==> flow/design.v <==
module fifo_sync #(
    parameter DATA_WIDTH = 8,
    parameter DEPTH      = 16
)(
    input  wire                  clk,
    input  wire                  rst,
    input  wire                  wr_en,
    input  wire [DATA_WIDTH-1:0] din,
    output wire                  full,
    input  wire                  rd_en,
    output reg  [DATA_WIDTH-1:0] dout,
    output wire                  empty
);
    localparam ADDR_WIDTH = $clog2(DEPTH);
    reg [DATA_WIDTH-1:0]   mem [0:DEPTH-1];
    reg [ADDR_WIDTH-1:0]   wr_ptr;
    reg [ADDR_WIDTH-1:0]   rd_ptr;
    reg [ADDR_WIDTH:0]     count;
    assign full  = (count == DEPTH);
    assign empty = (count == 0);
    always @(posedge clk) begin
        if (rst)
            wr_ptr <= 0;
        else if (wr_en && !full) begin
            mem[wr_ptr]                 <= din;
            wr_ptr                      <= wr_ptr + 1'b1;
        end
    end
    always @(posedge clk) begin
        if (rst) begin
            rd_ptr <= 0;
            dout   <= 0;
        end else if (rd_en && !empty) begin
            dout   <= mem[rd_ptr];
            rd_ptr <= rd_ptr + 1'b1;
        end
    end
    always @(posedge clk) begin
        if (rst) count <= 0;
        else begin
            case ({wr_en && !full, rd_en && !empty})
                2'b10: count <= count + 1'b1;    
                2'b01: count <= count - 1'b1;    
                2'b11: count <= count;           
                default: count <= count;         
            endcase
        end
    end
endmodule
module uart_rx #(
    parameter integer CLOCK_FREQ = 125_000_000,
    parameter integer BAUD_RATE  = 1_953_125  
)(
    input  wire        clk,
    input  wire        rst,
    input  wire        rx,
    output reg  [7:0]  data_out,
    output reg         data_valid
);
    localparam integer TICKS_16X = CLOCK_FREQ / (BAUD_RATE * 16);
    localparam IDLE  = 2'b00;
    localparam START = 2'b01;
    localparam DATA  = 2'b10;
    localparam STOP  = 2'b11;
    reg [1:0]  current_state, next_state;
    reg [31:0] tick_cnt;
    reg [3:0]  sample_cnt;  
    reg [2:0]  bit_cnt;
    reg [7:0]  shift_reg;
    reg [1:0]  rx_sync;
    always @(posedge clk) begin
        if (rst) rx_sync <= 2'b11;
        else     rx_sync <= {rx_sync[0], rx};
    end
    wire rx_s = rx_sync[1];
    always @(posedge clk) begin
        if (rst) current_state <= IDLE;
        else     current_state <= next_state;
    end
    wire tick_done = (tick_cnt == TICKS_16X - 1);
    always @(*) begin
        next_state = current_state;
        case (current_state)
            IDLE: begin
                if (rx_s == 1'b0)  next_state = START;                   
            end
            START: begin
                if (tick_done && sample_cnt == 7 && rx_s == 1'b1)
                    next_state = IDLE;
                else if (tick_done && sample_cnt == 15)
                    next_state = DATA;  
            end
            DATA: begin
                if (tick_done && sample_cnt == 15 && bit_cnt == 7)
                    next_state = STOP;  
            end
            STOP: begin
                if (tick_done && sample_cnt == 15)
                    next_state = IDLE;  
            end
        endcase
    end
    always @(posedge clk) begin
        if (rst) begin
            tick_cnt   <= 0;
            sample_cnt <= 0;
            bit_cnt    <= 0;
            shift_reg  <= 8'b00;
            data_valid <= 1'b0;
            data_out   <= 8'b0;
        end else begin
            data_valid <= 1'b0;
            if (tick_cnt < TICKS_16X - 1) begin
                tick_cnt <= tick_cnt + 1;
            end else begin
                tick_cnt <= 0;
                case (current_state)
                    IDLE: begin
                        sample_cnt <= 0;
                        bit_cnt    <= 0;
                    end
                    START: begin
                        if (sample_cnt == 15) sample_cnt <= 0;
                        else                  sample_cnt <= sample_cnt + 1;
                    end
                    DATA: begin
                        if (sample_cnt == 7) begin
                            shift_reg[bit_cnt] <= rx_s;
                        end
                        if (sample_cnt == 15) begin
                            sample_cnt <= 0;
                            if (bit_cnt == 7) bit_cnt <= 0;
                            else              bit_cnt <= bit_cnt + 1;
                        end else begin
                            sample_cnt <= sample_cnt + 1;
                        end
                    end
                    STOP: begin
                        if (sample_cnt == 15) begin
                            sample_cnt <= 0;
                            data_out   <= shift_reg;
                            data_valid <= 1'b1;
                        end else begin
                            sample_cnt <= sample_cnt + 1;
                        end
                    end
                endcase
            end
        end
    end
endmodule
module uart_tx #(
    parameter integer CLOCK_FREQ = 125_000_000,
    parameter integer BAUD_RATE  = 1_953_125  
)(
    input  wire       clk,
    input  wire       rst,
    input  wire [7:0] data_in,
    input  wire       data_valid,
    output reg        tx,
    output reg        tx_ready
);
    localparam integer TICKS_PER_BIT = CLOCK_FREQ / BAUD_RATE;
    localparam IDLE     = 1'b0;
    localparam ACTIVE   = 1'b1;
    reg         current_state, next_state;
    reg [31:0]  tick_cnt;
    reg [3:0]   bit_cnt;      
    reg [9:0]   tx_frame;
    wire        bit_done;
    always @(posedge clk) begin
        if (rst)    current_state <= IDLE;
        else        current_state <= next_state;
    end
    always @(*) begin
        next_state = current_state;
        case (current_state)
            IDLE:   if (data_valid) next_state = ACTIVE;
            ACTIVE: if (bit_done)   next_state = (bit_cnt == 9) ? IDLE : ACTIVE;
        endcase
    end
    always @(posedge clk) begin
        if (rst) begin
            tx         <= 1'b1;
            tx_ready   <= 1'b1;
        end else begin
            case (current_state)
                IDLE: begin
                    tx       <= 1'b1;  
                    tx_ready <= 1'b1;
                    if (data_valid) begin
                        tx_frame <= {1'b1, data_in, 1'b0};
                        tx       <= 1'b0; 
                        bit_cnt  <= 0;
                        tick_cnt <= 0;
                        tx_ready <= 1'b0;
                    end
                end
                ACTIVE: begin
                    if (bit_done) begin
                        tick_cnt <= 0;
                        if (bit_cnt == 9) begin
                            tx      <= 1'b1; 
                        end else begin
                            tx      <= tx_frame[bit_cnt + 1];
                            bit_cnt <= bit_cnt + 1;
                        end
                    end else begin
                        tick_cnt    <= tick_cnt + 1;
                    end
                end
            endcase
        end
    end
    assign bit_done = (tick_cnt == TICKS_PER_BIT - 1);
endmodule
module protocol_handler(
    input wire          clk,
    input wire          rst,
    output reg          rx_rd,
    input  wire         rx_empty,
    input  wire [7:0]   rx_data,
    output reg          tx_wr,
    input  wire         tx_full,
    output reg [7:0]    tx_data,
    input wire          card_OK,     
    input wire [31:0]   UID,         
    input wire          dispensing_active, 
    output reg [4:0]    dispenser_start,
    output reg [3:0]    count_A, count_B, count_C, count_D, count_E,
    input  wire [4:0]   input_ir,
    output reg          led1
);
    localparam CMD_MAX = 32;
    localparam IDLE       = 3'd0;
    localparam FETCH      = 3'd1;
    localparam WAIT_RX    = 3'd2;
    localparam PROCESS    = 3'd3;
    localparam RESPOND    = 3'd4;
    localparam TRANSMIT   = 3'd5;
    localparam WAIT_TX    = 3'd6;
    localparam RFID_SEND  = 3'd7;
    reg [2:0] current_state, next_state;
    reg       system_authorized;          
    reg       session_captured;           
    reg [31:0] session_uid;
    reg       disp_active_prev;
    reg [7:0] rx_buf [0:CMD_MAX-1];
    reg [7:0] tx_buf [0:CMD_MAX-1];
    reg [5:0] rx_len;
    reg [5:0] tx_len;
    reg [5:0] tx_idx;
    wire [7:0] rx_upper = (rx_data >= 8'h61 && rx_data <= 8'h7A) ? (rx_data - 8'h20) : rx_data;
    localparam LOCKOUT   = 200_000;    
    localparam BLINK_BIT = 11;         
    reg [$clog2(LOCKOUT+1)-1:0] lockout_cnt;
    reg [BLINK_BIT:0] blink_timer;
    always @(posedge clk) begin
        if (rst) begin
            current_state    <= IDLE;
            disp_active_prev <= 1'b0;
        end else begin
            current_state    <= next_state;
            disp_active_prev <= dispensing_active;
        end
    end
    always @(*) begin
        next_state = current_state;
        if (card_OK && system_authorized && !session_captured && lockout_cnt == 0 && current_state == IDLE) begin
            next_state = RFID_SEND;
        end 
        else if (disp_active_prev && !dispensing_active && current_state == IDLE) begin
            next_state = RESPOND;
        end
        else begin
            case (current_state)
                IDLE:
                    if (!rx_empty) next_state = FETCH;
                FETCH:
                    next_state = WAIT_RX;
                WAIT_RX:
                    next_state = PROCESS;
                PROCESS: begin
                    if (rx_len == 0 && (rx_upper <= 8'h20)) next_state = IDLE;
                    else if (rx_upper == 8'h0A || rx_upper == 8'h0D) begin
                        if (rx_len == 1 && rx_buf[0] == "T") next_state = RFID_SEND;
                        else next_state = RESPOND;
                    end
                    else if (rx_len >= CMD_MAX) next_state = IDLE;
                    else next_state = IDLE;
                end
                RESPOND:
                    if (tx_len > 0) next_state = TRANSMIT;
                    else            next_state = IDLE;
                RFID_SEND:
                    next_state = TRANSMIT;
                TRANSMIT: begin
                    if (tx_idx < tx_len) begin
                        if (!tx_full) next_state = WAIT_TX;
                        else          next_state = TRANSMIT;
                    end else begin
                        next_state = IDLE;
                    end
                end
                WAIT_TX:
                    next_state = TRANSMIT;
                default: next_state = IDLE;
            endcase
        end
    end
    always @(posedge clk) begin
        if (rst) begin
            rx_rd             <= 1'b0;
            tx_wr             <= 1'b0;
            rx_len            <= 6'd0;
            tx_len            <= 6'd0;
            tx_idx            <= 6'd0;
            system_authorized <= 1'b0;
            session_captured  <= 1'b0;
            led1              <= 1'b0;
            lockout_cnt       <= 0;
            blink_timer       <= 0;
            session_uid       <= 32'h0;
            dispenser_start   <= 5'b00000;
            count_A           <= 4'd0;
            count_B           <= 4'd0;
            count_C           <= 4'd0;
            count_D           <= 4'd0;
            count_E           <= 4'd0;
        end else begin
            rx_rd <= 1'b0;
            tx_wr <= 1'b0;
            if (!system_authorized) begin
                led1        <= 1'b0;
                blink_timer <= 0;
            end else begin
                blink_timer <= blink_timer + 1'b1;
                if (session_captured) begin
                    led1 <= 1'b1;            
                end else begin
                    led1 <= blink_timer[BLINK_BIT];  
                end
            end
            if (lockout_cnt > 0) lockout_cnt <= lockout_cnt - 1;
            case (next_state)
                FETCH: begin
                    rx_rd <= 1'b1;
                end
                PROCESS: begin
                    if (current_state == WAIT_RX) begin
                        if (rx_len < CMD_MAX && rx_upper > 8'h20 && rx_upper != 8'h0A && rx_upper != 8'h0D) begin
                            rx_buf[rx_len] <= rx_upper;
                            rx_len         <= rx_len + 1'b1;
                        end
                    end
                end
                RESPOND: begin
                    tx_len          <= 0;
                    tx_idx          <= 0;
                    dispenser_start <= 5'b00000;
                    if (disp_active_prev && !dispensing_active) begin
						tx_buf[0] <= "D"; 
						tx_buf[1] <= "O"; 
						tx_buf[2] <= "N"; 
						tx_buf[3] <= "E"; 
						tx_buf[4] <= 8'h0A;
						tx_len    <= 5;
                    end
                    else if (rx_len == 5 && rx_buf[0] == "S" && rx_buf[1] == "T" && rx_buf[2] == "A" && rx_buf[3] == "R" && rx_buf[4] == "T") begin
                        system_authorized <= 1'b1;
                        session_captured  <= 1'b0;
                        session_uid       <= 32'h0;
                    end
                    else if (rx_len == 3 && rx_buf[0] == "E" && rx_buf[1] == "N" && rx_buf[2] == "D") begin
						system_authorized <= 1'b0;
						session_captured  <= 1'b0;
						session_uid       <= 32'h0;
						tx_buf[0] <= "S"; 
						tx_buf[1] <= "T"; 
						tx_buf[2] <= "K"; 
						tx_buf[3] <= ":";
						tx_buf[4] <= input_ir[4] ? 8'h31 : 8'h30;
						tx_buf[5] <= input_ir[3] ? 8'h31 : 8'h30;
						tx_buf[6] <= input_ir[2] ? 8'h31 : 8'h30;
						tx_buf[7] <= input_ir[1] ? 8'h31 : 8'h30;
						tx_buf[8] <= input_ir[0] ? 8'h31 : 8'h30;
						tx_buf[9] <= 8'h0A;
						tx_len    <= 10;
                    end
                    else if (system_authorized) begin
                        if (rx_len == 4 && rx_buf[0] == "P" && rx_buf[1] == "I" && rx_buf[2] == "N" && rx_buf[3] == "G") begin
							tx_buf[0] <= "P"; 
							tx_buf[1] <= "O"; 
							tx_buf[2] <= "N"; 
							tx_buf[3] <= "G"; 
							tx_buf[4] <= 8'h0A;
							tx_len    <= 5;
                        end
                        else if (rx_len == 14 && rx_buf[0] == "M" && rx_buf[1] == "E" && rx_buf[2] == "D" && !dispensing_active) begin
							count_A <= rx_buf[5] - 8'h30; 
							count_B <= rx_buf[7] - 8'h30; 
							count_C <= rx_buf[9] - 8'h30;
							count_D <= rx_buf[11] - 8'h30; 
							count_E <= rx_buf[13] - 8'h30;
							if (rx_buf[5]  > 8'h30) dispenser_start[0] <= 1'b1;
							if (rx_buf[7]  > 8'h30) dispenser_start[1] <= 1'b1;
							if (rx_buf[9]  > 8'h30) dispenser_start[2] <= 1'b1;
							if (rx_buf[11] > 8'h30) dispenser_start[3] <= 1'b1;
							if (rx_buf[13] > 8'h30) dispenser_start[4] <= 1'b1;
							tx_buf[0] <= "D"; 
							tx_buf[1] <= "I"; 
							tx_buf[2] <= "S"; 
							tx_buf[3] <= "P"; 
							tx_buf[4] <= "E"; 
							tx_buf[5] <= "N";
							tx_buf[6] <= "S"; 
							tx_buf[7] <= "I"; 
							tx_buf[8] <= "N"; 
							tx_buf[9] <= "G"; 
							tx_buf[10]<= "."; 
							tx_buf[11]<= ".";
							tx_buf[12]<= "."; 
							tx_buf[13]<= 8'h0A;
							tx_len    <= 14;
                        end else begin
                            tx_buf[0] <= "E"; tx_buf[1] <= "R"; tx_buf[2] <= "R"; tx_buf[3] <= 8'h0A;
                            tx_len    <= 4;
                        end
                    end
                    rx_len <= 6'd0;
                end
                RFID_SEND: begin
					session_captured 	<= 1'b1;  
					session_uid      	<= UID;
					tx_buf[0] 			<= "P"; 
					tx_buf[1] 			<= "I"; 
					tx_buf[2] 			<= "D"; 
					tx_buf[3] 			<= ":";
					tx_buf[4] 			<= UID[31:24]; 
					tx_buf[5] 			<= UID[23:16]; 
					tx_buf[6] 			<= UID[15:8]; 
					tx_buf[7] 			<= UID[7:0];
					tx_buf[8] 			<= 8'h0A;
					tx_len    			<= 9;
					tx_idx    			<= 0;
					rx_len    			<= 0;
					lockout_cnt 		<= LOCKOUT;
                end
                WAIT_TX: begin
                    tx_data <= tx_buf[tx_idx];
                    tx_wr   <= 1'b1;
                    tx_idx  <= tx_idx + 1'b1;
                end 
            endcase
        end
    end
endmodule
module uart_controller (
    input  wire         clk,
    input  wire         rst,
    input  wire         rx,
    output wire         tx,
    output wire         led1,
    input  wire [31:0]  UID,
    input  wire         card_OK,
    input  wire [4:0]   ir_status,
    input  wire         dispensing_active,
    output wire [4:0]   dispenser_start,
    output wire [3:0]   count_A, count_B, count_C, count_D, count_E
);
    wire [7:0]  rx_data_raw;
    wire        rx_valid_raw;
    wire [7:0]  rx_fifo_dout;
    wire        rx_fifo_empty;
    wire        rx_fifo_rd;
    wire [7:0]  tx_fifo_din;
    wire        tx_fifo_full;
    wire        tx_wr_en;
    wire [7:0]  tx_fifo_dout;
    wire        tx_fifo_empty;   
    wire        tx_ready;
    reg [1:0] current_state, next_state;
    reg        tx_fifo_rd;     
    reg        tx_data_valid;  
    localparam IDLE       = 2'b00;
    localparam FETCH_FIFO = 2'b01;
    localparam SEND_UART  = 2'b10;
    localparam WAIT_ACK   = 2'b11; 
    always @(posedge clk) begin
        if (rst)    current_state <= IDLE;
        else        current_state <= next_state;
    end
    always @(*) begin
        next_state = current_state;
        case (current_state)
            IDLE: begin
                if (!tx_fifo_empty && tx_ready) next_state = FETCH_FIFO;
            end
            FETCH_FIFO: begin
                next_state = SEND_UART;
            end
            SEND_UART: begin
                next_state = WAIT_ACK;
            end
            WAIT_ACK: begin
                if (!tx_ready) next_state = IDLE;
            end
            default: next_state = IDLE;
        endcase
    end
    always @(posedge clk) begin
        if (rst) begin
            tx_fifo_rd     <= 1'b0;
            tx_data_valid  <= 1'b0;
        end else begin
            tx_fifo_rd     <= 1'b0;
            tx_data_valid  <= 1'b0;
            case (next_state)
                FETCH_FIFO: begin
                    tx_fifo_rd    <= 1'b1; 
                end
                SEND_UART: begin
                    tx_data_valid <= 1'b1; 
                end
            endcase
        end
    end
    uart_rx u_rx (
        .clk        (clk), 
        .rst        (rst), 
        .rx         (rx),
        .data_out   (rx_data_raw), 
        .data_valid (rx_valid_raw)
    );
    fifo_sync rx_fifo (
        .clk        (clk), 
        .rst        (rst),
        .wr_en      (rx_valid_raw), 
        .din        (rx_data_raw),
        .rd_en      (rx_fifo_rd), 
        .dout       (rx_fifo_dout), 
        .empty      (rx_fifo_empty),
        .full       () 
    );
    protocol_handler handler (
        .clk        (clk), 
        .rst        (rst),
        .rx_rd      (rx_fifo_rd), 
        .rx_empty   (rx_fifo_empty), 
        .rx_data    (rx_fifo_dout),
        .tx_wr      (tx_wr_en), 
        .tx_full    (tx_fifo_full), 
        .tx_data    (tx_fifo_din),
        .led1       (led1), 
        .card_OK    (card_OK),
        .UID        (UID),
        .input_ir   (ir_status),
        .dispensing_active      (dispensing_active),
        .dispenser_start        (dispenser_start),
        .count_A                (count_A),
        .count_B                (count_B),
        .count_C                (count_C),
        .count_D                (count_D),
        .count_E                (count_E)
    );
    fifo_sync tx_fifo (
        .clk        (clk), 
        .rst        (rst),
        .wr_en      (tx_wr_en), 
        .din        (tx_fifo_din),
        .rd_en      (tx_fifo_rd), 
        .dout       (tx_fifo_dout), 
        .empty      (tx_fifo_empty),
        .full       (tx_fifo_full)
    );
    uart_tx u_tx (
        .clk        (clk), 
        .rst        (rst),
        .data_in    (tx_fifo_dout), 
        .data_valid (tx_data_valid),
        .tx         (tx), 
        .tx_ready   (tx_ready)
    );
endmodule
module spi_master #(
    parameter DATA_WIDTH = 16,      
    parameter CLK_DIV    = 32,      
    parameter CPOL       = 0,       
    parameter CPHA       = 0,       
    parameter LSB_FIRST  = 0,        
    parameter LEAD_TICKS = 15,
    parameter LAG_TICKS  = 15
)(
    input  wire                   clk,
    input  wire                   rst,
    input  wire                   start,
    input  wire [DATA_WIDTH-1:0]  tx_data,
    output reg  [DATA_WIDTH-1:0]  rx_data,
    output reg                    busy,
    output reg                    sclk,
    output reg                    mosi,
    input  wire                   miso,
    output reg                    cs_n
);
    reg [$clog2(CLK_DIV)-1:0]   clk_cnt;
    reg [$clog2(DATA_WIDTH):0]  bit_cnt;
    reg [DATA_WIDTH-1:0]        shift_reg;
    reg [1:0]                   miso_sync; 
    localparam IDLE     = 2'b00;
    localparam LEAD_IN  = 2'b01;
    localparam TRANSFER = 2'b10;
    localparam DONE     = 2'b11;
    reg [1:0] state;
    always @(posedge clk) miso_sync <= {miso_sync[0], miso};
    wire sample_edge = (CPHA == 0); 
    always @(posedge clk) begin
        if (rst) begin
            state     <= IDLE;
            sclk      <= CPOL;
            cs_n      <= 1;
            mosi      <= 0;
            rx_data   <= 0;
            bit_cnt   <= 0;
            clk_cnt   <= 0;
            shift_reg <= 0;
            busy      <= 0;
        end else begin
            case (state)
                IDLE: begin
                    cs_n    <= 1;
                    sclk    <= CPOL;
                    busy    <= 0;
                    clk_cnt <= 0;
                    if (start) begin
                        state     <= LEAD_IN;
                        shift_reg <= tx_data;
                        busy      <= 1;
                    end
                end
                LEAD_IN: begin
                    cs_n    <= 0;
                    clk_cnt <= clk_cnt + 1;
                    mosi    <= LSB_FIRST ? shift_reg[0] : shift_reg[DATA_WIDTH-1];
                    if (clk_cnt == LEAD_TICKS) begin
                        state   <= TRANSFER;
                        bit_cnt <= DATA_WIDTH;
                        clk_cnt <= 0;
                    end
                end
                TRANSFER: begin
                    if (bit_cnt > 0) begin
                        clk_cnt <= clk_cnt + 1;
                        if (clk_cnt == CLK_DIV/2 - 1) begin
                            sclk <= ~sclk;
                            if (sample_edge) begin
                                shift_reg <= LSB_FIRST ? {miso_sync[1], shift_reg[DATA_WIDTH-1:1]} : {shift_reg[DATA_WIDTH-2:0], miso_sync[1]};
                            end else begin
                                mosi <= LSB_FIRST ? shift_reg[0] : shift_reg[DATA_WIDTH-1];
                            end
                        end 
                        else if (clk_cnt == CLK_DIV - 1) begin
                            sclk    <= ~sclk;
                            clk_cnt <= 0;
                            bit_cnt <= bit_cnt - 1;
                            if (sample_edge) begin
                                if (bit_cnt > 1) 
                                    mosi <= LSB_FIRST ? shift_reg[0] : shift_reg[DATA_WIDTH-1];
                            end else begin
                                shift_reg <= LSB_FIRST ? {miso_sync[1], shift_reg[DATA_WIDTH-1:1]} : {shift_reg[DATA_WIDTH-2:0], miso_sync[1]};
                            end
                        end
                    end else begin
                        state   <= DONE;
                        clk_cnt <= 0;
                        rx_data <= shift_reg;
                    end
                end
                DONE: begin
                    clk_cnt <= clk_cnt + 1;
                    if (clk_cnt == LAG_TICKS) begin
                        cs_n    <= 1;
                        sclk    <= CPOL;
                        state   <= IDLE;
                    end
                end
            endcase
        end
    end
endmodule
module rc522 (
    input               clk,             
    input               rst,           
    input               miso,            
    output              sclk,            
    output              mosi,            
    output              cs_n,            
    output reg          nrst_pd,             
    output reg [31:0]   UID,             
    output reg          card_OK          
);
 localparam  	CommandReg              = 8'h01 << 1,    
                ComIEnReg               = 8'h02 << 1,    
                DivIEnReg               = 8'h03 << 1,    
                ComIrqReg               = 8'h04 << 1,    
                DivIrqReg               = 8'h05 << 1,    
                ErrorReg                = 8'h06 << 1,    
                Status1Reg              = 8'h07 << 1,    
                Status2Reg              = 8'h08 << 1,    
                FIFODataReg             = 8'h09 << 1,    
                FIFOLevelReg            = 8'h0A << 1,    
                WaterLevelReg           = 8'h0B << 1,    
                ControlReg              = 8'h0C << 1,    
                BitFramingReg           = 8'h0D << 1,    
                CollReg                 = 8'h0E << 1,    
                ModeReg                 = 8'h11 << 1,    
                TxModeReg               = 8'h12 << 1,    
                RxModeReg               = 8'h13 << 1,    
                TxControlReg            = 8'h14 << 1,    
                TxASKReg                = 8'h15 << 1,    
                TxSelReg                = 8'h16 << 1,    
                RxSelReg                = 8'h17 << 1,    
                RxThresholdReg          = 8'h18 << 1,    
                DemodReg                = 8'h19 << 1,    
                MfTxReg                 = 8'h1C << 1,    
                MfRxReg                 = 8'h1D << 1,    
                SerialSpeedReg          = 8'h1F << 1,    
                CRCResultRegH           = 8'h21 << 1,    
                CRCResultRegL           = 8'h22 << 1,
                ModWidthReg             = 8'h24 << 1,    
                RFCfgReg                = 8'h26 << 1,    
                GsNReg                  = 8'h27 << 1,    
                CWGsPReg                = 8'h28 << 1,    
                ModGsPReg               = 8'h29 << 1,    
                TModeReg                = 8'h2A << 1,    
                TPrescalerReg           = 8'h2B << 1,    
                TReloadRegH             = 8'h2C << 1,    
                TReloadRegL             = 8'h2D << 1,
                TCounterValueRegH       = 8'h2E << 1,    
                TCounterValueRegL       = 8'h2F << 1,
                TestSel1Reg             = 8'h31 << 1,    
                TestSel2Reg             = 8'h32 << 1,    
                TestPinEnReg            = 8'h33 << 1,    
                TestPinValueReg         = 8'h34 << 1,    
                TestBusReg              = 8'h35 << 1,    
                AutoTestReg             = 8'h36 << 1,    
                VersionReg              = 8'h37 << 1,    
                AnalogTestReg           = 8'h38 << 1,    
                TestDAC1Reg             = 8'h39 << 1,    
                TestDAC2Reg             = 8'h3A << 1,    
                TestADCReg              = 8'h3B << 1;    
    localparam  PCD_Idle                = 8'h00,         
                PCD_Mem                 = 8'h01,         
                PCD_GenerateRandomID    = 8'h02,         
                PCD_CalcCRC             = 8'h03,         
                PCD_Transmit            = 8'h04,         
                PCD_NoCmdChange         = 8'h07,         
                PCD_Receive             = 8'h08,         
                PCD_Transceive          = 8'h0C,         
                PCD_MFAuthent           = 8'h0E,         
                PCD_SoftReset           = 8'h0F;         
    localparam  PICC_CMD_REQA           = 8'h26,         
                PICC_CMD_WUPA          = 8'h52,          
		PICC_CMD_CT            = 8'h88,          
                PICC_CMD_SEL_CL1       = 8'h93,          
                PICC_CMD_SEL_CL2       = 8'h95,          
                UltraPICC_CMD_SEL_CL3       = 8'h97,          
		PICC_CMD_HLTA          = 8'h50,          
                PICC_CMD_RATS          = 8'hE0,          
                PICC_CMD_MF_AUTH_KEY_A = 8'h60,          
                PICC_CMD_MF_AUTH_KEY_B = 8'h61,          
                PICC_CMD_MF_READ       = 8'h30,          
                PICC_CMD_MF_WRITE      = 8'hA0,          
                PICC_CMD_MF_DECREMENT  = 8'hC0,          
                PICC_CMD_MF_INCREMENT  = 8'hC1,          
                PICC_CMD_MF_RESTORE    = 8'hC2,          
                PICC_CMD_MF_TRANSFER   = 8'hB0,          
                PICC_CMD_UL_WRITE      = 8'hA2;          
    reg         spi_start;  
    reg [15:0]  data_tx;    
    wire [15:0] data_rx;    
    wire        spi_busy;	 
    reg         new_card;	 
    spi_master #(
        .DATA_WIDTH     (16),
        .CLK_DIV        (32),
        .CPOL           (0),
        .CPHA           (0),
        .LEAD_TICKS     (15),
        .LAG_TICKS      (15)
    ) spi_module (
        .clk            (clk),
        .rst            (rst),
        .start          (spi_start),
        .tx_data        (data_tx),
        .rx_data        (data_rx),
        .sclk           (sclk),
        .mosi           (mosi),
        .miso           (miso),
        .cs_n           (cs_n),
        .busy           (spi_busy)
    );
    localparam  STEP_BITS = 10;          
    reg [31:0]  cnt;					 
    reg [2:0]   cnt_2; 					 
    reg [7:0]   FIFOLevelReg_Value;	 
    reg [7:0]   BCC;					 
    reg [9:0] instr_step;  
    task spi_write;
        input [7:0] reg_addr;
        input [7:0] value;
        begin
            spi_start   <= 1;
            data_tx     <= {reg_addr, value};	 
        end										 
    endtask
    task spi_read;
        input [7:0] reg_addr;
        begin
            spi_start   <= 1;							 
            data_tx     <= {reg_addr | 8'h80, 8'h00};	 
        end
    endtask
    always @(posedge clk) begin
        if (rst) begin
            instr_step      <= 0;
            spi_start       <= 0;
            nrst_pd             <= 1;   				 
            UID             <= 32'h00000000;
            cnt             <= 0;
            cnt_2           <= 0;
            new_card        <= 0;
            card_OK         <= 0;
        end else begin													 
            if  (&cnt[4:0] && spi_start)                                     
                spi_start   <= 0;											
            if  (&cnt[STEP_BITS-1:0] && ~spi_busy) begin                              
                case (instr_step)											 
                    1:  nrst_pd <= 0;                                            
                    2:  nrst_pd <= 1;                                            
                    50: spi_write (TxModeReg,       8'h00);                  
                    51: spi_write (RxModeReg,       8'h00);                  
                    52: spi_write (ModWidthReg,     8'h26);                  
                    53: spi_write (TModeReg,        8'h80);                  
                    54: spi_write (TPrescalerReg,   8'hA9);            
                    55: spi_write (TReloadRegH,     8'h03);
                    56: spi_write (TReloadRegL,     8'hE8);
                    57: spi_write (TxASKReg,        8'h40);                  
                    58: spi_write (ModeReg,         8'h3D);                  
                    59: spi_read  (TxControlReg);							 
                    60: spi_write (TxControlReg,    8'h03 | data_rx[7:0]);        
                    62: spi_write (CommandReg,      PCD_Idle);               
                    63: spi_write (ComIrqReg,       8'h7F);                  
                    64: spi_write (FIFOLevelReg,    8'h80);                  
                    65: spi_write (FIFODataReg,     PICC_CMD_REQA);          
                    66: spi_write (BitFramingReg,   8'h07);                  
                    67: spi_write (CommandReg,      PCD_Transceive);         
                    68: spi_write (BitFramingReg,   8'h87);                  
                    70: spi_read  (ComIrqReg);                               
                    71: if (data_rx[5])                                      
                            new_card <= 1;
                    73: spi_write (FIFOLevelReg,    8'h80);                  
                    74: spi_write (FIFODataReg,     PICC_CMD_SEL_CL1);       
                    75: spi_write (FIFODataReg,     8'h20);
                    76: spi_write (BitFramingReg,   8'h00);                  
                    77: spi_write (CommandReg,      PCD_Transceive);         
                    78: spi_write (BitFramingReg,   8'h80);                  
                    83: spi_read  (FIFOLevelReg);
                    84: FIFOLevelReg_Value <= data_rx[7:0];
                    85: spi_read  (FIFODataReg);
                    86: UID[31:24] <= data_rx[7:0];
                    87: spi_read  (FIFODataReg);
                    88: UID[23:16] <= data_rx[7:0];
                    89: spi_read  (FIFODataReg);
                    90: UID[15:8] <= data_rx[7:0];
                    91: spi_read  (FIFODataReg);
                    92: UID[7:0] <= data_rx[7:0];
                    93: spi_read  (FIFODataReg);
                    94: BCC <= data_rx[7:0];                                     
                    95: new_card <= 0;
                    96: if ((FIFOLevelReg_Value == 5) && (BCC == (UID[31:24] ^ UID[23:16] ^ UID[15:8] ^ UID[7:0])))
                            card_OK <= 1;
                    97: card_OK <= 0;
                endcase
                if (instr_step == 72 && ~new_card) begin  
                    cnt_2 <= cnt_2 + 1;
                    if (cnt_2 == 5) begin
                        cnt_2 <= 0;
                        instr_step <= 62;
                    end else
                        instr_step <= 70;
                end else if (instr_step == 501)
                    instr_step <= 62;
                else
                    instr_step <= instr_step + 1;
            end
            cnt <= cnt + 1;
        end
    end
endmodule
module servo_fsm_unit (
    input  wire clk,             
    input  wire rst,             
    input  wire start_trigger,   
    input  wire [3:0] num_turns, 
    output reg  pwm_out,
    output reg  busy            
);
    localparam FRAME_COUNT = 200;        
    localparam MIN_PULSE   = 20;         
    localparam MAX_PULSE   = 101;        
    localparam STEP        = 5;          
    localparam ONE_SEC     = 2_000;      
    localparam ST_IDLE       = 3'b000;
    localparam ST_PAUSE_LOW  = 3'b001;  
    localparam ST_SWEEP_UP   = 3'b010;
    localparam ST_PAUSE_HIGH = 3'b011;  
    localparam ST_SWEEP_DOWN = 3'b100;
    localparam ST_CHECK      = 3'b101;
    reg [2:0]  state;
    reg [$clog2(FRAME_COUNT)-1:0] counter;
    reg [$clog2(FRAME_COUNT)-1:0] pulse_width;
    reg [3:0]  current_turn;
    reg [$clog2(ONE_SEC)-1:0] wait_counter; 
    reg start_reg;
    wire start_edge = (start_trigger && !start_reg);
    always @(posedge clk) begin
        if (rst) begin
            state <= ST_IDLE;
            counter <= 0;
            pulse_width <= MIN_PULSE;
            current_turn <= 0;
            pwm_out <= 0;
            busy <= 0;
            start_reg <= 0;
            wait_counter <= 0;
        end else begin
            start_reg <= start_trigger;
            if (counter >= FRAME_COUNT - 1) counter <= 0;
            else counter <= counter + 1;
            pwm_out <= (counter < pulse_width);
            case (state)
                ST_IDLE: begin
                    busy <= 0;
                    current_turn <= 0;
                    pulse_width <= MIN_PULSE;
                    if (start_edge && num_turns > 0) begin
                        state <= ST_PAUSE_LOW;
                        busy <= 1;
                        wait_counter <= 0;
                    end
                end
                ST_PAUSE_LOW: begin
                    pulse_width <= MIN_PULSE;
                    if (wait_counter >= ONE_SEC - 1) begin
                        state <= ST_SWEEP_UP;
                        wait_counter <= 0;
                    end else begin
                        wait_counter <= wait_counter + 1;
                    end
                end
                ST_SWEEP_UP: begin
                    if (counter == 0) begin 
                        if (pulse_width >= MAX_PULSE) begin
                            state <= ST_PAUSE_HIGH;
                            wait_counter <= 0;
                        end else begin
                            pulse_width <= pulse_width + STEP;
                        end
                    end
                end
                ST_PAUSE_HIGH: begin
                    pulse_width <= MAX_PULSE;
                    if (wait_counter >= ONE_SEC - 1) begin
                        state <= ST_SWEEP_DOWN;
                        wait_counter <= 0;
                    end else begin
                        wait_counter <= wait_counter + 1;
                    end
                end
                ST_SWEEP_DOWN: begin
                    if (counter == 0) begin
                        if (pulse_width <= MIN_PULSE) begin
                            state <= ST_CHECK;
                        end else begin
                            pulse_width <= pulse_width - STEP;
                        end
                    end
                end
                ST_CHECK: begin
                    if (current_turn + 1 >= num_turns) begin
                        state <= ST_IDLE;
                    end else begin
                        current_turn <= current_turn + 1;
                        state <= ST_PAUSE_LOW;
                        wait_counter <= 0;
                    end
                end
                default: state <= ST_IDLE;
            endcase
        end
    end
endmodule
module servo_fsm_unit_anticlockwise (
    input  wire clk,             
    input  wire rst,             
    input  wire start_trigger,   
    input  wire [3:0] num_turns, 
    output reg  pwm_out,
    output reg  busy            
);
    localparam FRAME_COUNT = 200;        
    localparam MIN_PULSE   = 20;         
    localparam START_PULSE = 98;         
    localparam STEP        = 5;          
    localparam ONE_SEC     = 2_000;      
    localparam ST_IDLE        = 3'b000;
    localparam ST_PAUSE_START = 3'b001;  
    localparam ST_SWEEP_DOWN  = 3'b010;  
    localparam ST_PAUSE_MIN   = 3'b011;  
    localparam ST_SWEEP_UP    = 3'b100;  
    localparam ST_CHECK       = 3'b101;
    reg [2:0]  state;
    reg [$clog2(FRAME_COUNT)-1:0] counter;
    reg [$clog2(FRAME_COUNT)-1:0] pulse_width;
    reg [3:0]  current_turn;
    reg [$clog2(ONE_SEC)-1:0] wait_counter; 
    reg start_reg;
    wire start_edge = (start_trigger && !start_reg);
    always @(posedge clk) begin
        if (rst) begin
            state <= ST_IDLE;
            counter <= 0;
            pulse_width <= START_PULSE; 
            current_turn <= 0;
            pwm_out <= 0;
            busy <= 0;
            start_reg <= 0;
            wait_counter <= 0;
        end else begin
            start_reg <= start_trigger;
            if (counter >= FRAME_COUNT - 1) counter <= 0;
            else counter <= counter + 1;
            pwm_out <= (counter < pulse_width);
            case (state)
                ST_IDLE: begin
                    busy <= 0;
                    current_turn <= 0;
                    pulse_width <= START_PULSE; 
                    if (start_edge && num_turns > 0) begin
                        state <= ST_PAUSE_START;
                        busy <= 1;
                        wait_counter <= 0;
                    end
                end
                ST_PAUSE_START: begin
                    pulse_width <= START_PULSE;
                    if (wait_counter >= ONE_SEC - 1) begin
                        state <= ST_SWEEP_DOWN;
                        wait_counter <= 0;
                    end else begin
                        wait_counter <= wait_counter + 1;
                    end
                end
                ST_SWEEP_DOWN: begin
                    if (counter == 0) begin 
                        if (pulse_width <= MIN_PULSE) begin
                            state <= ST_PAUSE_MIN;
                            wait_counter <= 0;
                        end else begin
                            pulse_width <= pulse_width - STEP;
                        end
                    end
                end
                ST_PAUSE_MIN: begin
                    pulse_width <= MIN_PULSE;
                    if (wait_counter >= ONE_SEC - 1) begin
                        state <= ST_SWEEP_UP;
                        wait_counter <= 0;
                    end else begin
                        wait_counter <= wait_counter + 1;
                    end
                end
                ST_SWEEP_UP: begin
                    if (counter == 0) begin
                        if (pulse_width >= START_PULSE) begin
                            state <= ST_CHECK;
                        end else begin
                            pulse_width <= pulse_width + STEP;
                        end
                    end
                end
                ST_CHECK: begin
                    if (current_turn + 1 >= num_turns) begin
                        state <= ST_IDLE;
                    end else begin
                        current_turn <= current_turn + 1;
                        state <= ST_PAUSE_START; 
                        wait_counter <= 0;
                    end
                end
                default: state <= ST_IDLE;
            endcase
        end
    end
endmodule
module system_top (
    input  wire         clk, 
    input  wire         rst,
    input  wire         rx,
    output wire         tx,
    input  wire         miso,
    output wire         sclk,
    output wire         mosi,
    output wire         cs_n,
    output wire         nrst_pd,
    output wire [4:0]   pwm_servos,  
    input  wire [4:0]   input_ir,
	output wire [4:0] led_busy,
	output wire         led1, led2
);
    wire [31:0] UID;
    wire        card_OK;
    wire [4:0] disp_start;
    wire [3:0] s_count [0:4];   
    wire [4:0] busy_servo;
    wire dispensing_active = |busy_servo;
    assign led2     = dispensing_active;
	assign led_busy = busy_servo;
    rc522 rfid_inst (
        .clk            (clk),
        .rst            (rst),
        .miso           (miso),
        .sclk           (sclk),
        .mosi           (mosi),
        .cs_n           (cs_n),
        .nrst_pd        (nrst_pd),
        .UID            (UID),
        .card_OK        (card_OK)
    );
    wire [3:0] count_A, count_B, count_C, count_D, count_E;
    assign s_count[0] = count_A;
    assign s_count[1] = count_B;
    assign s_count[2] = count_C;
    assign s_count[3] = count_D;
    assign s_count[4] = count_E;
    uart_controller comm_inst(
        .clk            (clk),
        .rst            (rst),
        .rx             (rx),
        .tx             (tx),
        .led1           (led1),
        .UID            (UID),
        .card_OK        (card_OK),
        .ir_status      (input_ir),
        .dispensing_active  (dispensing_active),
        .dispenser_start    (disp_start),
        .count_A        (count_A),
        .count_B        (count_B),
        .count_C        (count_C),
        .count_D        (count_D),
        .count_E        (count_E)
    );
    genvar i;
    generate
        for (i = 1; i < 5; i = i + 1) begin: servo_dispensers
            servo_fsm_unit servo_inst1(
                .clk            (clk),
                .rst            (rst),
                .start_trigger  (disp_start[i]),
                .num_turns      (s_count[i]),
                .pwm_out        (pwm_servos[i]),
                .busy           (busy_servo[i])
            );
        end
    endgenerate
	servo_fsm_unit_anticlockwise servo_inst2(
		.clk            (clk),
		.rst            (rst),
		.start_trigger  (disp_start[0]),
		.num_turns      (s_count[0]),
		.pwm_out        (pwm_servos[0]),
		.busy           (busy_servo[0])
	);
endmodule
# Reports on system_top
# Tool output for the design above before and after an edit, in the order of the flow.
# Lines under "orig" count in the file above, lines under "edited" in the edited file.
# "delta" is "edited" less "orig", of the values as shown.
# Operators carry their Yosys type and port widths (W data, S select, Z words).
# Cell names lack the library's common part.
# A cell with - has no value.
[design]
top = "system_top"
clock = "clk"
lib = "sky130hd"
pvt_corner = "tt_025C_1v80"

# The edit
# The edit as a unified diff against the file above.
# The edit is scripted, without regard to the design's behaviour, which it may alter; it was not made to optimise anything.
# begin of diff
@@ -282,5 +282,5 @@
                     next_state = PROCESS;
                 PROCESS: begin
-                    if (rx_len == 0 && (rx_upper <= 8'h20)) next_state = IDLE;
+                    if (rx_len == 0 && (rx_upper == 8'h20)) next_state = IDLE;
                     else if (rx_upper == 8'h0A || rx_upper == 8'h0D) begin
                         if (rx_len == 1 && rx_buf[0] == "T") next_state = RFID_SEND;
# end of diff

# Word level
# Source: Yosys, flattened and elaborated. Widths are those after wreduce. Registers that Yosys merges into a memory's read port (data or address) are not register bits. Print and check cells do not count.
# Memory sizes are those after Yosys's memory passes, which may raise the word count (mostly to a power of two), join words into wider ones and drop unused or constant bits.
[word_totals]
columns = ["element", "orig", "edited", "delta"]
rows = [
  ["ramBits", 512, 512, 0],
  ["ff_bits", 647, 647, 0],
  ["input_bits", 9, 9, 0],
  ["wordCells", 1057, 1057, 0],
  ["out_inout_bits", 17, 17, 0],
  ["mem_count", 3, 3, 0],
]
[op_classes]
columns = ["element", "orig", "edited", "delta"]
rows = [
  ["n_addsub", 54, 54, 0],
  ["n_reduce_logical", 201, 201, 0],
  ["n_logic", 20, 20, 0],
  ["muxes", 356, 356, 0],
  ["n_eq", 248, 249, 1],
  ["shift", 3, 3, 0],
  ["n_cmp", 51, 50, -1],
]
[ops]
columns = ["cell", "orig", "edited", "delta"]
rows = [
  ["$le A8 B6 Y1 const B", 1, 0, -1],
  ["$eq A8 B6 Y1 const B", 0, 1, 1],
  ["$mux W1", 91, 91, 0],
  ["$mux W8", 77, 77, 0],
  ["$logic_and A1 B1 Y1", 51, 51, 0],
  ["$mux W3", 45, 45, 0],
  ["$ne A2 B1 Y1 const B", 40, 40, 0],
  ["$ne A2 B2 Y1 const B", 34, 34, 0],
  ["$eq A10 B7 Y1 const B", 29, 29, 0],
  ["$mux W11", 25, 25, 0],
  ["$reduce_or A2 Y1", 22, 22, 0],
  ["$reduce_bool A2 Y1", 20, 20, 0],
  ["$eq A3 B3 Y1 const B", 19, 19, 0],
  ["$eq A5 B5 Y1 const B", 19, 19, 0],
  ["$mux W4", 19, 19, 0],
  ["$mux W5", 16, 16, 0],
  ["$eq A8 B7 Y1 const B", 15, 15, 0],
  ["$reduce_and A2 Y1", 15, 15, 0],
  ["$reduce_and A5 Y1", 15, 15, 0],
  ["$not A1 Y1", 14, 14, 0],
  ["$eq A10 B6 Y1 const B", 13, 13, 0],
  ["$eq A3 B2 Y1 const B", 13, 13, 0],
  ["$mux W2", 13, 13, 0],
  ["$reduce_and A3 Y1", 12, 12, 0],
  ["$logic_not A1 Y1", 11, 11, 0],
  ["$eq A2 B2 Y1 const B", 9, 9, 0],
  ["$eq A5 B4 Y1 const B", 9, 9, 0],
  ["$pmux W8 S2", 9, 9, 0],
]
# Not every row of either side is listed.

# Depth
# Depth = most cells in a row (Yosys ltp): at word level without a register or memory, in the mapped netlist without a sequential cell, where the memories' decode and read muxes count.
[logic_depth]
columns = ["element", "orig", "edited", "delta"]
rows = [
  ["depth_word", 14, 14, 0],
  ["ABC_AREA", "0", "0", "-"],
  ["ltp_mapped", 14, 14, 0],
  ["depth_no_buf", 13, 13, 0],
]

# Synthesis result
# The flow's flattened synthesis, as Yosys stat reports it; memories are mapped. The netlist is that of the ABC_AREA named above (0 if unset); the other value can give another one.
[mapped]
columns = ["element", "orig", "edited", "delta"]
rows = [
  ["stdcells", 3981, 4014, 33],
  ["buffers", 174, 175, 1],
  ["area_mm2", 0.0437219, 0.0440122, 0.0002903],
  ["seqArea_mm2", 0.0243634, 0.0243634, 0.0000000],
  ["flip_flops", 980, 980, 0],
]
[by_type]
columns = ["type", "orig", "edited", "delta"]
rows = [
  ["nand2_1", 350, 277, -73],
  ["o21ai_0", 105, 129, 24],
  ["o21ai_1", 4, 24, 20],
  ["nor3_1", 88, 105, 17],
  ["or3_1", 23, 36, 13],
  ["mux2i_1", 77, 89, 12],
  ["a21oi_1", 227, 238, 11],
  ["nand3_1", 144, 135, -9],
  ["and4_1", 15, 6, -9],
  ["xor2_1", 112, 104, -8],
  ["a211oi_1", 43, 51, 8],
  ["a311o_1", 8, 0, -8],
  ["inv_1", 161, 168, 7],
  ["xnor2_1", 103, 110, 7],
  ["nor4b_1", 7, 14, 7],
  ["mux2_2", 13, 7, -6],
  ["a21o_1", 58, 63, 5],
  ["nand2b_1", 46, 41, -5],
]
# Not every row of either side is listed.
# The figures by module come from a second, unflattened synthesis with its own total; it is not the netlist above.
[hier_totals]
columns = ["element", "orig", "edited", "delta"]
rows = [
  ["hier_cells", 4236, 4239, 3],
  ["hier_area_mm2", 0.0461693, 0.0464008, 0.0002315],
]
# Each row is one instance without its submodules.
[modules_orig]
columns = ["module", "instances", "area_mm2", "mod_seq_area_mm2", "n_cells"]
rows = [
  ["fifo_sync", 2, 0.006017, 0.0042641, 361],
  ["protocol_handler", 1, 0.009942, 0.0060558, 877],
  ["servo_fsm_unit", 4, 0.0024398, 0.0008008, 290],
  ["rc522", 1, 0.0044793, 0.002112, 470],
  ["uart_tx", 1, 0.0025162, 0.0013813, 231],
  ["servo_fsm_unit_anticlockwise", 1, 0.0024574, 0.0008008, 288],
  ["spi_master", 1, 0.0024248, 0.001041, 253],
  ["uart_rx", 1, 0.0022572, 0.0012412, 204],
  ["uart_controller", 1, 0.0002865, 0.0001602, 28],
  ["system_top", 1, 0.0000125, 0, 3],
]
[modules_edited]
columns = ["module", "instances", "area_mm2", "mod_seq_area_mm2", "n_cells"]
rows = [
  ["fifo_sync", 2, 0.006017, 0.0042641, 361],
  ["protocol_handler", 1, 0.0101735, 0.0060558, 880],
  ["servo_fsm_unit", 4, 0.0024398, 0.0008008, 290],
  ["rc522", 1, 0.0044793, 0.002112, 470],
  ["uart_tx", 1, 0.0025162, 0.0013813, 231],
  ["servo_fsm_unit_anticlockwise", 1, 0.0024574, 0.0008008, 288],
  ["spi_master", 1, 0.0024248, 0.001041, 253],
  ["uart_rx", 1, 0.0022572, 0.0012412, 204],
  ["uart_controller", 1, 0.0002865, 0.0001602, 28],
  ["system_top", 1, 0.0000125, 0, 3],
]

# Path before layout
# Source: OpenSTA report_checks on the synthesized netlist (no wires, ideal clock, input and output delay 20% of the period each), path of least setup slack; recovery checks are left aside. Register names are those of the netlist, which keeps one name where synthesis merged equal registers.
[synth_path]
columns = ["element", "orig", "edited", "delta"]
rows = [
  ["path_kind", "register -> register", "register -> register", "-"],
  ["start", "reg comm_inst.rx_fifo.dout[1]", "reg comm_inst.handler.tx_len[0]", "-"],
  ["end", "reg comm_inst.handler.tx_buf[5][0]", "reg comm_inst.handler.tx_buf[5][0]", "-"],
  ["path_buffers", 3, 1, -2],
  ["t_required_ns", 7.544, 7.584, 0.040],
  ["path_slack_ns", 2.820, 3.833, 1.013],
  ["path_stages", 12, 9, -3],
  ["delay_ns", 5.180, 4.166, -1.014],
  ["launch_ns", 0.000, 0.000, 0.000],
  ["setup_ns", 0.456, 0.416, -0.040],
  ["t_arrival_ns", 4.724, 3.750, -0.974],
  ["period_ns", 8.0, 8.0, 0.0],
  ["synth_period_reached_ns", 5.18, 4.167, -1.013],
]
# "delay_ns" is the arrival time less input delay plus setup time.
# "path_stages": output pins that drive a net of the path, with the launching flip-flop's if there is one; two outputs of one cell count as two.
# "synth_period_reached_ns" is the clock period less the worst setup slack; recovery checks do not enter. This is arithmetic on one report: input and output delays are still those of the set period (20% each).
# The rows between start and end are the longest chain of elaborated cells between them; the timing report does not say that the signal goes this way. Where chains are equally long, one stands for them.
# Each line given opens the expression or statement behind the cell; cells for indexed reads and writes are added by Yosys, which also makes memories of some case tables.
# At most two assigning lines are given for a register; there are more.
# orig: The path ends at the enable pin of a flip-flop; only ways to that pin are counted.
[synth_between_orig]
path_cell_list = "dfxtp_1 > or3b_2 > a2111oi_0 > o2111a_2 > and3_4 > or3_1 > buf_2 > and3_1 > clkbuf_1 > buf_2 > a21oi_1 > a211oi_1"
elab_chain_cells = 13
cone_cells = 24
lines_between = 7
cone_classes = "1 x add/sub; 3 x compare; 9 x eq/ne; 6 x mux; 5 x reduce/logical"
[synth_lines_orig]
columns = ["element", "line_no", "source"]
rows = [
  ["from (decl)", 11, "output reg  [DATA_WIDTH-1:0] dout,"],
  ["$ge A8 B7 Y1", 253, "wire [7:0] rx_upper = (rx_data >= 8'h61 && rx_data <= 8'h7A) ? (rx_data - 8'h20) : rx_data;"],
  ["$logic_and A1 B1 Y1", 253, ""],
  ["$mux W8", 253, ""],
  ["$eq A8 B4 Y1", 285, "else if (rx_upper == 8'h0A || rx_upper == 8'h0D) begin"],
  ["$logic_or A1 B1 Y1", 285, ""],
  ["$mux W3", 285, ""],
  ["$mux W3", 284, "if (rx_len == 0 && (rx_upper <= 8'h20)) next_state = IDLE;"],
  ["$pmux W3 S7", 276, "case (current_state)"],
  ["$mux W3", 272, "else if (disp_active_prev && !dispensing_active && current_state == IDLE) begin"],
  ["$mux W3", 269, "if (card_OK && system_authorized && !session_captured && lockout_cnt == 0 && current_state == IDLE) begin"],
  ["$eq A3 B3 Y1", 345, "case (next_state)"],
  ["$ne A3 B3 Y1", "-", ""],
  ["$reduce_and A7 Y1", "-", ""],
  ["to (assign)", 383, "tx_buf[5] <= input_ir[3] ? 8'h31 : 8'h30;"],
  ["to (assign)", 415, "tx_buf[5] <= \"N\";"],
  ["to (decl)", 249, "reg [7:0] tx_buf [0:CMD_MAX-1];"],
]
# edited: The path ends at the enable pin of a flip-flop; only ways to that pin are counted.
[synth_between_edited]
path_cell_list = "dfxtp_1 > or4_4 > a211o_1 > or4_4 > o21a_4 > nor4_2 > buf_4 > nand2_1 > a221oi_2"
elab_chain_cells = 8
cone_cells = 16
lines_between = 6
cone_classes = "2 x compare; 7 x eq/ne; 5 x mux; 2 x reduce/logical"
[synth_lines_edited]
columns = ["element", "line_no", "source"]
rows = [
  ["from (decl)", 251, "reg [5:0] tx_len;"],
  ["from (assign)", 316, "tx_len            <= 6'd0;"],
  ["from (assign)", 358, "tx_len          <= 0;"],
  ["$lt A6 B6 Y1", 298, "if (tx_idx < tx_len) begin"],
  ["$mux W3", 298, ""],
  ["$pmux W3 S7", 276, "case (current_state)"],
  ["$mux W3", 272, "else if (disp_active_prev && !dispensing_active && current_state == IDLE) begin"],
  ["$mux W3", 269, "if (card_OK && system_authorized && !session_captured && lockout_cnt == 0 && current_state == IDLE) begin"],
  ["$eq A3 B3 Y1", 345, "case (next_state)"],
  ["$ne A3 B3 Y1", "-", ""],
  ["$reduce_and A7 Y1", "-", ""],
  ["to (assign)", 383, "tx_buf[5] <= input_ir[3] ? 8'h31 : 8'h30;"],
  ["to (assign)", 415, "tx_buf[5] <= \"N\";"],
  ["to (decl)", 249, "reg [7:0] tx_buf [0:CMD_MAX-1];"],
]

# Timing after layout
# From the final timing report of each run of pair A: the path of least setup slack in the routed layout; clock arrival at registers is part of the times.
[layout_path]
columns = ["element", "orig", "edited", "delta"]
rows = [
  ["path_kind", "register -> register", "register -> register", "-"],
  ["start", "reg comm_inst.rx_fifo.dout[3]", "reg comm_inst.handler.tx_idx[2]", "-"],
  ["end", "reg comm_inst.handler.tx_buf[4][0]", "reg comm_inst.handler.tx_buf[6][4]", "-"],
  ["period_ns", 8.0, 8.0, 0.0],
  ["setup_ns", 0.37, 0.33, -0.04],
  ["path_buffers", 0, 1, 1],
  ["path_slack_ns", 3.32, 2.96, -0.36],
  ["launch_ns", 0.67, 0.66, -0.01],
  ["path_stages", 9, 11, 2],
  ["t_arrival_ns", 4.98, 5.37, 0.39],
  ["t_required_ns", 8.31, 8.33, 0.02],
]
# The rows between start and end are the longest chain of elaborated cells between them; the timing report does not say that the signal goes this way. Where chains are equally long, one stands for them.
# At most two assigning lines are given for a register; there are more.
# orig: The path ends at the enable pin of a flip-flop; only ways to that pin are counted.
[layout_between_orig]
path_cell_list = "dfxtp_1 > or4_1 > o221ai_1 > o31ai_1 > and3_4 > or3_1 > a31o_2 > inv_2 > a211oi_2"
elab_chain_cells = 13
cone_cells = 22
lines_between = 7
cone_classes = "1 x add/sub; 3 x compare; 7 x eq/ne; 6 x mux; 5 x reduce/logical"
[layout_lines_orig]
columns = ["element", "line_no", "source"]
rows = [
  ["from (decl)", 11, "output reg  [DATA_WIDTH-1:0] dout,"],
  ["$ge A8 B7 Y1", 253, "wire [7:0] rx_upper = (rx_data >= 8'h61 && rx_data <= 8'h7A) ? (rx_data - 8'h20) : rx_data;"],
  ["$logic_and A1 B1 Y1", 253, ""],
  ["$mux W8", 253, ""],
  ["$eq A8 B4 Y1", 285, "else if (rx_upper == 8'h0A || rx_upper == 8'h0D) begin"],
  ["$logic_or A1 B1 Y1", 285, ""],
  ["$mux W3", 285, ""],
  ["$mux W3", 284, "if (rx_len == 0 && (rx_upper <= 8'h20)) next_state = IDLE;"],
  ["$pmux W3 S7", 276, "case (current_state)"],
  ["$mux W3", 272, "else if (disp_active_prev && !dispensing_active && current_state == IDLE) begin"],
  ["$mux W3", 269, "if (card_OK && system_authorized && !session_captured && lockout_cnt == 0 && current_state == IDLE) begin"],
  ["$eq A3 B3 Y1", 345, "case (next_state)"],
  ["$ne A5 B5 Y1", "-", ""],
  ["$reduce_and A5 Y1", "-", ""],
  ["to (assign)", 382, "tx_buf[4] <= input_ir[4] ? 8'h31 : 8'h30;"],
  ["to (assign)", 414, "tx_buf[4] <= \"E\";"],
  ["to (decl)", 249, "reg [7:0] tx_buf [0:CMD_MAX-1];"],
]
# edited: The path ends at the enable pin of a flip-flop; only ways to that pin are counted.
[layout_between_edited]
path_cell_list = "dfxtp_1 > ha_1 > o21a_1 > a21oi_1 > a211o_1 > o21ai_0 > a211o_2 > nand2_2 > inv_2 > a221oi_4 > buf_4"
elab_chain_cells = 8
cone_cells = 14
lines_between = 5
cone_classes = "1 x compare; 7 x eq/ne; 4 x mux; 2 x reduce/logical"
[layout_lines_edited]
columns = ["element", "line_no", "source"]
rows = [
  ["from (decl)", 252, "reg [5:0] tx_idx;"],
  ["from (assign)", 317, "tx_idx            <= 6'd0;"],
  ["from (assign)", 452, "tx_idx  <= tx_idx + 1'b1;"],
  ["$lt A6 B6 Y1", 298, "if (tx_idx < tx_len) begin"],
  ["$mux W3", 298, ""],
  ["$pmux W3 S7", 276, "case (current_state)"],
  ["$mux W3", 272, "else if (disp_active_prev && !dispensing_active && current_state == IDLE) begin"],
  ["$mux W3", 269, "if (card_OK && system_authorized && !session_captured && lockout_cnt == 0 && current_state == IDLE) begin"],
  ["$eq A3 B3 Y1", 345, "case (next_state)"],
  ["$ne A3 B3 Y1", "-", ""],
  ["$reduce_and A7 Y1", "-", ""],
  ["to (assign)", 384, "tx_buf[6] <= input_ir[2] ? 8'h31 : 8'h30;"],
  ["to (assign)", 416, "tx_buf[6] <= \"S\";"],
  ["to (decl)", 249, "reg [7:0] tx_buf [0:CMD_MAX-1];"],
]

# Flow runs
# Both versions went through the flow (Yosys, OpenROAD) with the same settings in each pair. Constraints: input delay and output delay 20% of the set period each, output load 0.01 pF.
[flow_settings_pair_A]
CORE_UTILIZATION = 40
period_ns = 8.0
CAP_MARGIN = 20
CORE_MARGIN = 2
SLEW_MARGIN = 20
[results_pair_A]
columns = ["element", "orig", "edited", "delta"]
rows = [
  ["final_stdcell_area_mm2", 0.0490032, 0.0491371, 0.0001339],
  ["power_mw", 10.563, 10.435, -0.128],
  ["setupTns_ns", 0.000, 0.000, 0.000],
  ["fin_util_pct", 45.1, 45.1, 0.0],
  ["clock_period_reached_ns", 4.677, 5.035, 0.358],
  ["hold_worst_slack_ns", 0.333, 0.339, 0.006],
  ["design.die.area_mm2", 0.111964, 0.112701, 0.000737],
  ["setup_ws_ns", 3.323, 2.965, -0.358],
  ["synthArea_mm2", 0.0437219, 0.0440122, 0.0002903],
]
[flow_settings_pair_B]
ABC_AREA = 1
CAP_MARGIN = 5
CELL_PAD_IN_SITES_DETAIL_PLACEMENT = 0
CORE_ASPECT_RATIO = 1.2
CORE_UTILIZATION = 67
GPL_ROUTABILITY_DRIVEN = 1
GPL_TIMING_DRIVEN = 1
MIN_ROUTING_LAYER = "met1"
PLACE_DENSITY_LB_ADDON = 0.0
period_ns = 4.64
CORE_MARGIN = 2
SLEW_MARGIN = 20
[results_pair_B]
columns = ["element", "orig", "edited", "delta"]
rows = [
  ["final_stdcell_area_mm2", 0.0486391, 0.049057, 0.0004179],
  ["power_mw", 17.570, 17.791, 0.221],
  ["setupTns_ns", 0.000, 0.000, 0.000],
  ["fin_util_pct", 74.0, 74.5, 0.5],
  ["clock_period_reached_ns", 3.761, 3.891, 0.130],
  ["hold_worst_slack_ns", 0.350, 0.380, 0.030],
  ["design.die.area_mm2", 0.0683227, 0.0687922, 0.0004695],
  ["setup_ws_ns", 0.879, 0.749, -0.130],
  ["synthArea_mm2", 0.0443801, 0.0446904, 0.0003103],
]
# "clock_period_reached_ns" means the clock period less the worst setup slack. The figure is calculated, with input and output delays left at 20% of the set period.
# By "power_mw" is meant OpenSTA's value without simulated activity: inputs other than the clock are taken to toggle once in ten clock periods, and the tool carries that through the logic.
